==> flow/design.v <==
`timescale 1ns / 1ps
module reg_file(
	input clk,
	input write_en,
	input [3:0] wrData,
	input [15:0] DataIn,
	input [3:0] rdDataA,
	input [3:0] rdDataB,
	output reg [15:0] A,
	output reg [15:0] B);
	reg [15:0] reg1,  reg2,  reg3,  reg4;
   reg [15:0] reg5,  reg6,  reg7,  reg8;
   reg [15:0] reg9,  reg10, reg11, reg12;
   reg [15:0] reg13, reg14, reg15;
	always@(*)
	begin
		case (rdDataA)
		 0 : A = 0;
		 1 : A = reg1;
		 2 : A = reg2;
		 3 : A = reg3;
		 4 : A = reg4;
		 5 : A = reg5;
		 6 : A = reg6;
		 7 : A = reg7;
		 8 : A = reg8;
		 9 : A = reg9;
		 10 : A = reg10;
		 11 : A = reg11;
		 12 : A = reg12;
		 13 : A = reg13;
		 14 : A = reg14;
		 15 : A = reg15;
		endcase
		case (rdDataB)
		 0 : B = 0;
		 1 : B = reg1;
		 2 : B = reg2;
		 3 : B = reg3;
		 4 : B = reg4;
		 5 : B = reg5;
		 6 : B = reg6;
		 7 : B = reg7;
		 8 : B = reg8;
		 9 : B = reg9;
		 10 : B = reg10;
		 11 : B = reg11;
		 12 : B = reg12;
		 13 : B = reg13;
		 14 : B = reg14;
		 15 : B = reg15;
		endcase	
	end
	always@(posedge clk)
	begin
	   if (write_en)
			case (wrData)
				0 : begin end
				1 : reg1 <= DataIn;
				2 : reg2 <= DataIn;
				3 : reg3 <= DataIn;
				4 : reg4 <= DataIn;
				5 : reg5 <= DataIn;
				6 : reg6 <= DataIn;
				7 : reg7 <= DataIn;
				8 : reg8 <= DataIn;
				9 : reg9 <= DataIn;
			  10 : reg10 <= DataIn;
			  11 : reg11 <= DataIn;
			  12 : reg12 <= DataIn;
			  13 : reg13 <= DataIn;
			  14 : reg14 <= DataIn;
			  15 : reg15 <= DataIn;
			endcase
	end
endmodule
`timescale 1ns / 1ps
module Core(
	input             clk,
	input             rst,                        
	input      [15:0] mem_to_core_data,           
	output reg [15:0] core_to_mem_data,           
	output reg [23:0] core_to_mem_address,        
	output reg        core_to_mem_write_enable);  
	parameter ADD  = 4'b0000;
	parameter ADDI = 4'b0001;
	parameter SUB  = 4'b0010;
	parameter LW   = 4'b0011;
	parameter SW   = 4'b0100;
	parameter LUI  = 4'b0101;
	parameter CMP  = 4'b0110;
	parameter BR   = 4'b0111;
	parameter JMP  = 4'b1000;
	parameter SLL  = 4'b1001;
	parameter SLR  = 4'b1010;
	parameter AND  = 4'b1011;
	parameter NAND = 4'b1100;
	parameter OR   = 4'b1101;
	parameter NOT  = 4'b1110;
	parameter LLI  = 4'b1111;
	parameter FETCH   = 3'b000;
	parameter DECODE  = 3'b001;
	parameter EXECUTE = 3'b010;
	parameter LOAD1   = 3'b011;
	parameter LOAD2   = 3'b100;
	parameter STORE   = 3'b101;
	parameter BRANCH  = 3'b110;
	parameter JUMP    = 3'b111;
	reg        zero;                   
	reg        negative;               
	reg        addr_ext;               
	reg [2:0]  core_state;             
	reg [23:0] pc;                     
	reg [3:0]  opcode;
	reg [3:0]  offset;
	reg [3:0]  dest_index;
	reg [3:0]  branch_index;
	reg [7:0]  immediate;
	reg [15:0] reg_data1;
	reg [15:0] reg_data2;
	reg         write_enable;
	reg  [3:0]  read_index1;
	reg  [3:0]  read_index2;
	reg  [3:0]  write_index;
	reg  [15:0] write_data;
	wire [15:0] read_data1;
	wire [15:0] read_data2;
	reg_file _reg_file(
	 .clk      (clk), 
	 .rdDataA  (read_index1),
	 .rdDataB  (read_index2),
	 .write_en (write_enable),
	 .DataIn   (write_data),
	 .wrData   (write_index),
	 .A		  (read_data1),
	 .B		  (read_data2));
	always@(*)
	begin
	 read_index1  = 0;
	 read_index2  = 0;
	 write_data   = 0;
	 write_enable = 0;
	 write_index  = 0;
	 core_to_mem_address      = 0;
	 core_to_mem_data         = 0;
	 core_to_mem_write_enable = 0;
	 case (core_state)
	  FETCH:   core_to_mem_address = pc;
	  DECODE:  begin 
				   read_index1 = mem_to_core_data[11:8];  
				   read_index2 = mem_to_core_data[7:4];   
			     end
	  EXECUTE: begin 
	            write_index  = dest_index;
				   write_enable = 1;
				   if      (opcode == ADD)
				    write_data = reg_data1 + reg_data2;
				   else if (opcode == ADDI)
				    write_data = reg_data1 + immediate;
				   else if (opcode == SUB)
				    write_data = reg_data2 - reg_data1;						 
				   else if (opcode == SLL)
				    write_data = reg_data1 << offset;
				   else if (opcode == SLR)
				    write_data = reg_data1 >> offset;
				   else if (opcode == AND)
				    write_data = reg_data1 & reg_data2;
				   else if (opcode == NAND)
				    write_data = ~(reg_data1 & reg_data2);
				   else if (opcode == OR)
				    write_data = reg_data1 | reg_data2;
				   else if (opcode == NOT)
				    write_data = ~reg_data1;
				   else if (opcode == LUI)
				    write_data = {immediate, reg_data1[7:0]};
				   else if (opcode == LLI)
				    write_data = {reg_data1[15:8], immediate};
				   else if (opcode == CMP)
				    write_enable = 0;
				  end
	  LOAD1:   begin
					if (addr_ext == 0)
				    core_to_mem_address = pc;
					else
					 core_to_mem_address = {immediate, mem_to_core_data};
				  end
	  LOAD2:   begin
				   write_enable = 1;
				   write_index  = dest_index;
				   write_data   = mem_to_core_data;
				  end
	  STORE:   begin
					if (addr_ext == 0)
					 core_to_mem_address = pc;
					else
					 begin
					  core_to_mem_address      = {immediate,mem_to_core_data};
					  core_to_mem_data         = reg_data1;
				     core_to_mem_write_enable = 1;
					 end
				  end
	  BRANCH: begin 
					if (addr_ext == 0)
				    core_to_mem_address = pc;
					else
					 core_to_mem_address = core_to_mem_address;
				 end
	  JUMP:   begin 
			      if (addr_ext == 0)
				    core_to_mem_address = pc;
					else
					 core_to_mem_address = core_to_mem_address;
				 end
	 endcase
	end
	always@(posedge clk)
	 begin	
	 if (rst)
	  begin
	   core_state <= FETCH;
	   pc         <= 24'h3c8c;
	   addr_ext   <= 0;
	  end
	 else
	 case (core_state)
	  FETCH:   begin 
			      core_state <= DECODE;
			      pc         <= pc + 1'b1;
			     end
	  DECODE:  begin
				   opcode        = mem_to_core_data[15:12];
				   immediate    <= mem_to_core_data[7:0];
				   offset       <= mem_to_core_data[3:0];
				   reg_data1    <= read_data1;
				   reg_data2    <= read_data2;
					branch_index <= mem_to_core_data[11:8];
				   if (opcode == LW || opcode == LUI || opcode == LLI || opcode == ADDI)
				    dest_index <= mem_to_core_data[11:8];
				   else
				    dest_index <= mem_to_core_data[7:4];
				   if (opcode == ADD  ||
				       opcode == ADDI ||
				       opcode == SUB  ||
				       opcode == CMP  ||
				       opcode == SLL  ||
				       opcode == SLR  ||
				       opcode == AND  ||
				       opcode == NAND ||
				       opcode == OR   ||
				       opcode == LUI  ||
				       opcode == LLI  ||
				       opcode == NOT)
				    core_state <= EXECUTE;
				   else if (opcode == LW)
				    core_state <= LOAD1;
				   else if (opcode == SW)
				    core_state <= STORE;
				   else if (opcode == BR)
				    core_state <= BRANCH;
				   else if (opcode == JMP)
				    core_state <= JUMP;
				  end
	  EXECUTE: begin 
				   if (opcode == CMP) 
				    begin
					  zero <= reg_data1 == reg_data2;
					  if (reg_data1 < reg_data2)
					   negative <= 1;	
					  else
					   negative <= 0;
				    end
				   core_state <= FETCH;
				  end
	  LOAD1:   begin
				   if (addr_ext == 1)
				    begin 
				     core_state <= LOAD2;
			        addr_ext   <= 0;
				    end
				   else
				    addr_ext <= 1;
				  end
	  LOAD2:   begin
	            core_state <= FETCH;
					pc         <= pc + 1'b1;
	           end
	  STORE:   begin
				   if (addr_ext == 1)
					 begin
				     core_state <= FETCH;
					  pc         <= pc + 1'b1;
					  addr_ext   <= 0;
					 end
				   else
				    addr_ext <= 1;
				  end
	  BRANCH:  begin
					if (addr_ext == 1)
				    begin 
				     if      (branch_index == 4'b0000)  
				      if (zero)
				       pc <= {immediate, mem_to_core_data};
				      else
				       pc <= pc + 1'b1; 
				     else if (branch_index == 4'b0001)  
				      if (!zero)
				       pc <= {immediate, mem_to_core_data};	
				      else
				       pc <= pc + 1'b1; 					  
				     else if (branch_index == 4'b0010)  
				      if (negative)
				       pc <= {immediate, mem_to_core_data};	
				      else
				       pc <= pc + 1'b1;
				     else if (branch_index == 4'b0011)  
				      if (zero || negative)
				       pc <= {immediate, mem_to_core_data};	
				      else
				       pc <= pc + 1'b1;					  
				     else if (branch_index == 4'b0100)  
				      if (!negative && !zero)
				       pc <= {immediate, mem_to_core_data}; 
				      else
				       pc <= pc + 1'b1;
				     else if (branch_index == 4'b0101)  
				      if (!negative || zero)
				       pc <= {immediate, mem_to_core_data};
				      else
				       pc <= pc + 1'b1;  
				     core_state <= FETCH;
				     addr_ext   <= 0;
				    end
				   else
				    addr_ext <= 1;
				  end
	  JUMP:    begin
				   if (addr_ext == 1)
				    begin 
			        pc <= {immediate, mem_to_core_data};
				     core_state <= FETCH;
			        addr_ext <= 0;
				    end
				   else
				    addr_ext <= 1;
				  end	
	  endcase
	 end
endmodule
Memo
Re: synthesis data of Core

## From RTL to reports: Core

Module Core before and after one edit of its RTL, step after step.
Lines under "before" count in the file above, lines under "after" in the edited file.
"change" is "after" less "before", of the values as shown; "rel. change" is that difference over "before", in percent.
Operators carry their Yosys type and port widths (W data, S select, Z words).
Cell names lack the library's common part.
A cell with -- has no value.

- Top module: Core
- Clock: clk
- Library: sky130hd
- Timing corner: tt_025C_1v80

## The edit

Unified diff, file above to edited file.
This change comes from a script, not from a designer. The edited design behaves differently; no optimisation was intended.

```diff
@@ -126,4 +126,6 @@
 	wire [15:0] read_data1;
 	wire [15:0] read_data2;
+	wire [15:0] read_data2_a, read_data2_b;
+	wire [15:0] read_data1_a, read_data1_b;
 	reg_file _reg_file(
 	 .clk      (clk), 
@@ -133,6 +135,11 @@
 	 .DataIn   (write_data),
 	 .wrData   (write_index),
-	 .A		  (read_data1),
-	 .B		  (read_data2));
+	 .A		  (read_data1_a),
+	 .B		  (read_data2_a));
+	reg_file _reg_file_b (.clk(clk), .rdDataA(read_index1), .rdDataB(read_index2),
+	    .write_en(write_enable), .DataIn(write_data), .wrData(~write_index), .A(read_data1_b),
+	    .B(read_data2_b));
+	assign read_data2 = read_data2_a ^ read_data2_b;
+	assign read_data1 = read_data1_a ^ read_data1_b;
 	always@(*)
 	begin
```

## Elaborated design

Yosys after proc, flatten, opt, wreduce and memory -nomap, before mapping. Memory bits, and registers merged into a memory's read port (data or address), are not among the register bits. Print and check cells are not counted.

Word-level totals:

| element | before | after | change | rel. change (%) |
|---|---|---|---|---|
| bits in registers | 326 | 566 | +240 | +73.62 |
| output and inout port bits | 41 | 41 | 0 | 0.00 |
| cells after elaboration | 253 | 303 | +50 | +19.76 |

Operators by class:

| element | before | after | change | rel. change (%) |
|---|---|---|---|---|
| add/subtract/negate cells | 4 | 4 | 0 | 0.00 |
| order comparisons | 1 | 1 | 0 | 0.00 |
| equality and inequality tests | 90 | 105 | +15 | +16.67 |
| shift operators | 2 | 2 | 0 | 0.00 |
| mux-type cells | 65 | 67 | +2 | +3.08 |
| bitwise operators | 6 | 9 | +3 | +50.00 |
| reductions and logical operators | 58 | 73 | +15 | +25.86 |

Operators with widths:

| operator | before | after | change | rel. change (%) |
|---|---|---|---|---|
| $reduce_and A2 Y1 | 17 | 32 | +15 | +88.24 |
| $eq A4 B4 Y1 const B | 39 | 47 | +8 | +20.51 |
| $eq A4 B3 Y1 const B | 20 | 24 | +4 | +20.00 |
| $eq A4 B2 Y1 const B | 11 | 13 | +2 | +18.18 |
| $pmux W16 S16 | 2 | 4 | +2 | +100.00 |
| $xor A16 B16 Y16 | 0 | 2 | +2 | -- |
| $eq A4 B1 Y1 const B | 6 | 7 | +1 | +16.67 |
| $not A4 Y4 | 0 | 1 | +1 | -- |

Unchanged operator kinds not shown: 45.

## Longest topological paths

Longest topological path by Yosys (ltp), each cell counted once; first at word level (registers and memories cut), then after technology mapping (sequential cells cut; the memories' decode and read muxes count).

Logic depth:

| element | before | after | change | rel. change (%) |
|---|---|---|---|---|
| depth after elaboration | 15 | 15 | 0 | 0.00 |
| ABC_AREA | 0 | 0 | -- | -- |
| mapped depth | 11 | 12 | +1 | +9.09 |

## Netlist

Yosys stat after the flow's synthesis: flattened, memories mapped to cells. It holds for the ABC_AREA given above (unset counts as 0); a run with the other value may have another netlist.

Cell types:

| type | before | after | change | rel. change (%) |
|---|---|---|---|---|
| a22o_1 | 32 | 134 | +102 | +318.75 |
| a22oi_1 | 77 | 174 | +97 | +125.97 |
| a221oi_1 | 63 | 131 | +68 | +107.94 |
| clkbuf_1 | 97 | 137 | +40 | +41.24 |
| nand4_1 | 32 | 69 | +37 | +115.62 |
| o21ai_0 | 135 | 99 | -36 | -26.67 |
| a222oi_1 | 26 | 61 | +35 | +134.62 |
| nand3_1 | 78 | 49 | -29 | -37.18 |
| nand2_1 | 159 | 131 | -28 | -17.61 |
| mux2i_1 | 24 | 47 | +23 | +95.83 |
| xor2_1 | 19 | 38 | +19 | +100.00 |
| a32oi_1 | 21 | 4 | -17 | -80.95 |
| edfxtp_1 | 294 | 310 | +16 | +5.44 |
| buf_2 | 40 | 56 | +16 | +40.00 |
| nor3_1 | 57 | 42 | -15 | -26.32 |
| mux2_2 | 43 | 29 | -14 | -32.56 |
| xnor2_1 | 36 | 50 | +14 | +38.89 |
| nor2b_1 | 27 | 14 | -13 | -48.15 |

Unchanged cell types not shown: 10.
Not every row of either side is listed.

Mapped netlist:

| element | before | after | change | rel. change (%) |
|---|---|---|---|---|
| mapped cells | 2116 | 2424 | +308 | +14.56 |
| synthesis area (um2) | 21257.9 | 24053.1 | +2795.2 | +13.15 |
| flip-flops | 327 | 343 | +16 | +4.89 |
| buffer cells | 166 | 219 | +53 | +31.93 |

The figures by module come from a second, unflattened synthesis with its own total; it is not the netlist above.

Unflattened totals:

| element | before | after | change | rel. change (%) |
|---|---|---|---|---|
| cells (unflattened synthesis) | 2144 | 3014 | +870 | +40.58 |
| area (unflattened synthesis) (um2) | 21759.6 | 33522.2 | +11762.6 | +54.06 |

Rows give one instance, submodules left out.

Modules, before:

| module | times used | cells | area (um2) | seq. area (um2) |
|---|---|---|---|---|
| reg_file | 1 | 827 | 11512.3 | 7206.9 |
| Core | 1 | 1317 | 10247.3 | 2282.2 |

Modules, after:

| module | times used | cells | area (um2) | seq. area (um2) |
|---|---|---|---|---|
| reg_file | 2 | 827 | 11512.3 | 7206.9 |
| Core | 1 | 1360 | 10497.6 | 2282.2 |

## Worst setup path after synthesis

Source: OpenSTA report_checks on the synthesized netlist (no wires, ideal clock, input and output delay 20% of the period each), path of least setup slack; recovery checks are left aside. Register names are those of the netlist, which keeps one name where synthesis merged equal registers.

Timing post-synthesis:

| element | before | after | change | rel. change (%) |
|---|---|---|---|---|
| kind | input port to output port | flip-flop to flip-flop | -- | -- |
| from | in mem_to_core_data[8] | reg reg_data1[6] | -- | -- |
| to | out core_to_mem_address[8] | reg _reg_file.reg10[15] | -- | -- |
| period (ns) | 7.0 | 7.0 | 0.0 | 0.00 |
| external input delay (ns) | 1.400 | -- | -- | -- |
| external output delay (ns) | 1.400 | -- | -- | -- |
| setup time (ns) | -- | 0.490 | -- | -- |
| launch time at the first pin (ns) | 1.400 | 0.000 | -1.400 | -100.00 |
| arrival time (ns) | 2.447 | 3.984 | +1.537 | +62.81 |
| data required time (ns) | 5.600 | 6.510 | +0.910 | +16.25 |
| slack (ns) | 3.153 | 2.527 | -0.626 | -- |
| path delay (ns) | 1.047 | 4.474 | +3.427 | +327.32 |
| stages | 4 | 13 | +9 | +225.00 |
| path buffers | 2 | 2 | 0 | 0.00 |
| synthesis period reached (ns) | 3.847 | 4.473 | +0.626 | +16.27 |

"path delay" = arrival - input delay + setup time.
At an output port there is no setup time.
"stages" counts driving pins, that of a launching flip-flop among them; a cell with two outputs on the path counts twice.
"synthesis period reached" is the clock period less the worst setup slack; recovery checks do not enter. This is arithmetic on one report: input and output delays are still those of the set period (20% each).
The rows between start and end are the longest chain of elaborated cells between them; the timing report does not say that the signal goes this way. Where chains are equally long, one stands for them.
Each line given opens the expression or statement behind the cell; cells for indexed reads and writes are added by Yosys, which also makes memories of some case tables.

On the way, post-synthesis, before:
- Cells stage by stage: buf_1 clkbuf_1 o21ai_0 a21oi_1
- Cells in the longest elaborated chain: 2
- Elaborated cells between the ends (all ways): 2
- Those cells by class: mux: 2

Ends and longest elaborated chain, post-synthesis, before:

| element | line | source |
|---|---|---|
| from (decl) | 81 | `input [15:0] mem_to_core_data,` |
| $mux W24 | 182 | `if (addr_ext == 0)` |
| $pmux W24 S4 | 147 | `case (core_state)` |
| to (decl) | 83 | `output reg [23:0] core_to_mem_address,` |

On the way, post-synthesis, after:
- Cells stage by stage: edfxtp_1 clkbuf_1 inv_1 ha_1 clkbuf_1 nand2b_1 a221o_1 a221oi_1 nor4b_1 nor3_1 mux2_2 a221oi_1 a2111oi_0

Ends and longest elaborated chain, post-synthesis, after:

| element | line | source |
|---|---|---|
| from (decl) | 119 | `reg [15:0] reg_data1;` |
| from (assign) | 241 | `reg_data1 <= read_data1;` |
| to (assign) | 68 | `10 : reg10 <= DataIn;` |
| to (decl) | 13 | `reg [15:0] reg9,  reg10, reg11, reg12;` |

after: Chain of elaborated cells between the ends: none given.

## Path in the finished layout

Path of least setup slack in the final report of each run of pair 1 (OpenROAD, finished layout, wires in). Where an end is a register, its clock arrival counts in the times.

Timing after layout:

| element | before | after | change | rel. change (%) |
|---|---|---|---|---|
| kind | flip-flop to output port | flip-flop to flip-flop | -- | -- |
| from | reg core_state | reg reg_data1[1] | -- | -- |
| to | out core_to_mem_address[21] | reg _reg_file.reg6[15] | -- | -- |
| period (ns) | 5.41 | 5.41 | 0.00 | 0.00 |
| external output delay (ns) | 1.08 | -- | -- | -- |
| setup time (ns) | -- | 0.17 | -- | -- |
| launch time at the first pin (ns) | 0.57 | 0.60 | +0.03 | +5.26 |
| arrival time (ns) | 3.84 | 4.63 | +0.79 | +20.57 |
| data required time (ns) | 4.33 | 5.83 | +1.50 | +34.64 |
| slack (ns) | 0.49 | 1.19 | +0.70 | -- |
| stages | 9 | 12 | +3 | +33.33 |
| path buffers | 2 | 1 | -1 | -50.00 |

Where an end lacks its bit number, it is one bit of the signal, or one of the new flip-flops if synthesis recoded a state register.
The rows between start and end are the longest chain of elaborated cells between them; the timing report does not say that the signal goes this way. Where chains are equally long, one stands for them.
A register here has more assigning lines than the two given.

On the way, after layout, before:
- Cells stage by stage: dfxtp_1 buf_4 or2_2 nor3_1 nand2_1 nand2_1 o21ai_0 a21oi_1 clkdlybuf4s50_1
- Cells in the longest elaborated chain: 3
- Elaborated cells between the ends (all ways): 12
- Those cells by class: eq/ne: 7; mux: 1; reduce/logical: 4

Ends and longest elaborated chain, after layout, before:

| element | line | source |
|---|---|---|
| from (decl) | 112 | `reg [2:0] core_state;` |
| from (assign) | 220 | `core_state <= FETCH;` |
| from (assign) | 227 | `core_state <= DECODE;` |
| $eq A3 B3 Y1 | 147 | `case (core_state)` |
| $reduce_or A2 Y1 | -- |  |
| $pmux W24 S4 | 147 |  |
| to (decl) | 83 | `output reg [23:0] core_to_mem_address,` |

On the way, after layout, after:
- Cells stage by stage: edfxtp_1 inv_1 ha_1 a211oi_1 o21ai_1 a31oi_1 a21oi_1 a31oi_1 o21ai_0 and4_1 a2111oi_2 buf_4

Ends and longest elaborated chain, after layout, after:

| element | line | source |
|---|---|---|
| from (decl) | 119 | `reg [15:0] reg_data1;` |
| from (assign) | 241 | `reg_data1 <= read_data1;` |
| to (assign) | 64 | `6 : reg6 <= DataIn;` |
| to (decl) | 12 | `reg [15:0] reg5,  reg6,  reg7,  reg8;` |

after: Chain of elaborated cells between the ends: none given.

## Layout results

Both versions went through the flow (Yosys, OpenROAD) with the same settings in each pair. Constraints: input delay and output delay 20% of the set period each, output load 0.01 pF.

Flow settings, pair 1:
- CORE_UTILIZATION: 40
- period_ns: 5.41
- CAP_MARGIN: 20
- CORE_MARGIN: 2
- SLEW_MARGIN: 20

Results, pair 1:

| element | before | after | change | rel. change (%) |
|---|---|---|---|---|
| post-synthesis cell area (um2) | 21257.9 | 24053.1 | +2795.2 | +13.15 |
| area of the die (um2) | 55004.3 | 62110.6 | +7106.3 | +12.92 |
| standard-cell area after routing (um2) | 24034.3 | 27293.7 | +3259.4 | +13.56 |
| post-layout utilization | 0.457 | 0.461 | +0.004 | -- |
| setup slack of the worst path (ns) | 0.486 | 1.193 | +0.707 | -- |
| setup TNS (ns) | 0.000 | 0.000 | 0.000 | -- |
| worst hold slack (ns) | 0.565 | 0.557 | -0.008 | -- |
| power consumption (uW) | 6469 | 7070 | +601 | +9.29 |
| achieved period (ns) | 4.924 | 4.217 | -0.707 | -14.36 |

Flow settings, pair 2:
- CAP_MARGIN: 25
- CELL_PAD_IN_SITES_DETAIL_PLACEMENT: 2
- CORE_UTILIZATION: 40
- GPL_ROUTABILITY_DRIVEN: 0
- MAX_ROUTING_LAYER: met5
- PLACE_DENSITY_LB_ADDON: 0.26
- TNS_END_PERCENT: 30
- period_ns: 5.16
- CORE_MARGIN: 2
- SLEW_MARGIN: 20

Results, pair 2:

| element | before | after | change | rel. change (%) |
|---|---|---|---|---|
| post-synthesis cell area (um2) | 21257.9 | 24053.1 | +2795.2 | +13.15 |
| area of the die (um2) | 55004.3 | 62110.6 | +7106.3 | +12.92 |
| standard-cell area after routing (um2) | 24233.2 | 27387.5 | +3154.3 | +13.02 |
| post-layout utilization | 0.461 | 0.462 | +0.001 | -- |
| setup slack of the worst path (ns) | -0.038 | 0.075 | +0.113 | -- |
| setup TNS (ns) | -0.302 | 0.000 | +0.302 | -- |
| worst hold slack (ns) | 0.612 | 0.611 | -0.001 | -- |
| power consumption (uW) | 7312 | 7789 | +477 | +6.52 |
| achieved period (ns) | 5.198 | 5.085 | -0.113 | -2.17 |

"achieved period" is the run's clock period less its worst setup slack. It is reckoned from that one timing run; input and output delays stay at 20% of the period that was set.
"power consumption": no workload was simulated; the value follows from the tool's default switching activity.
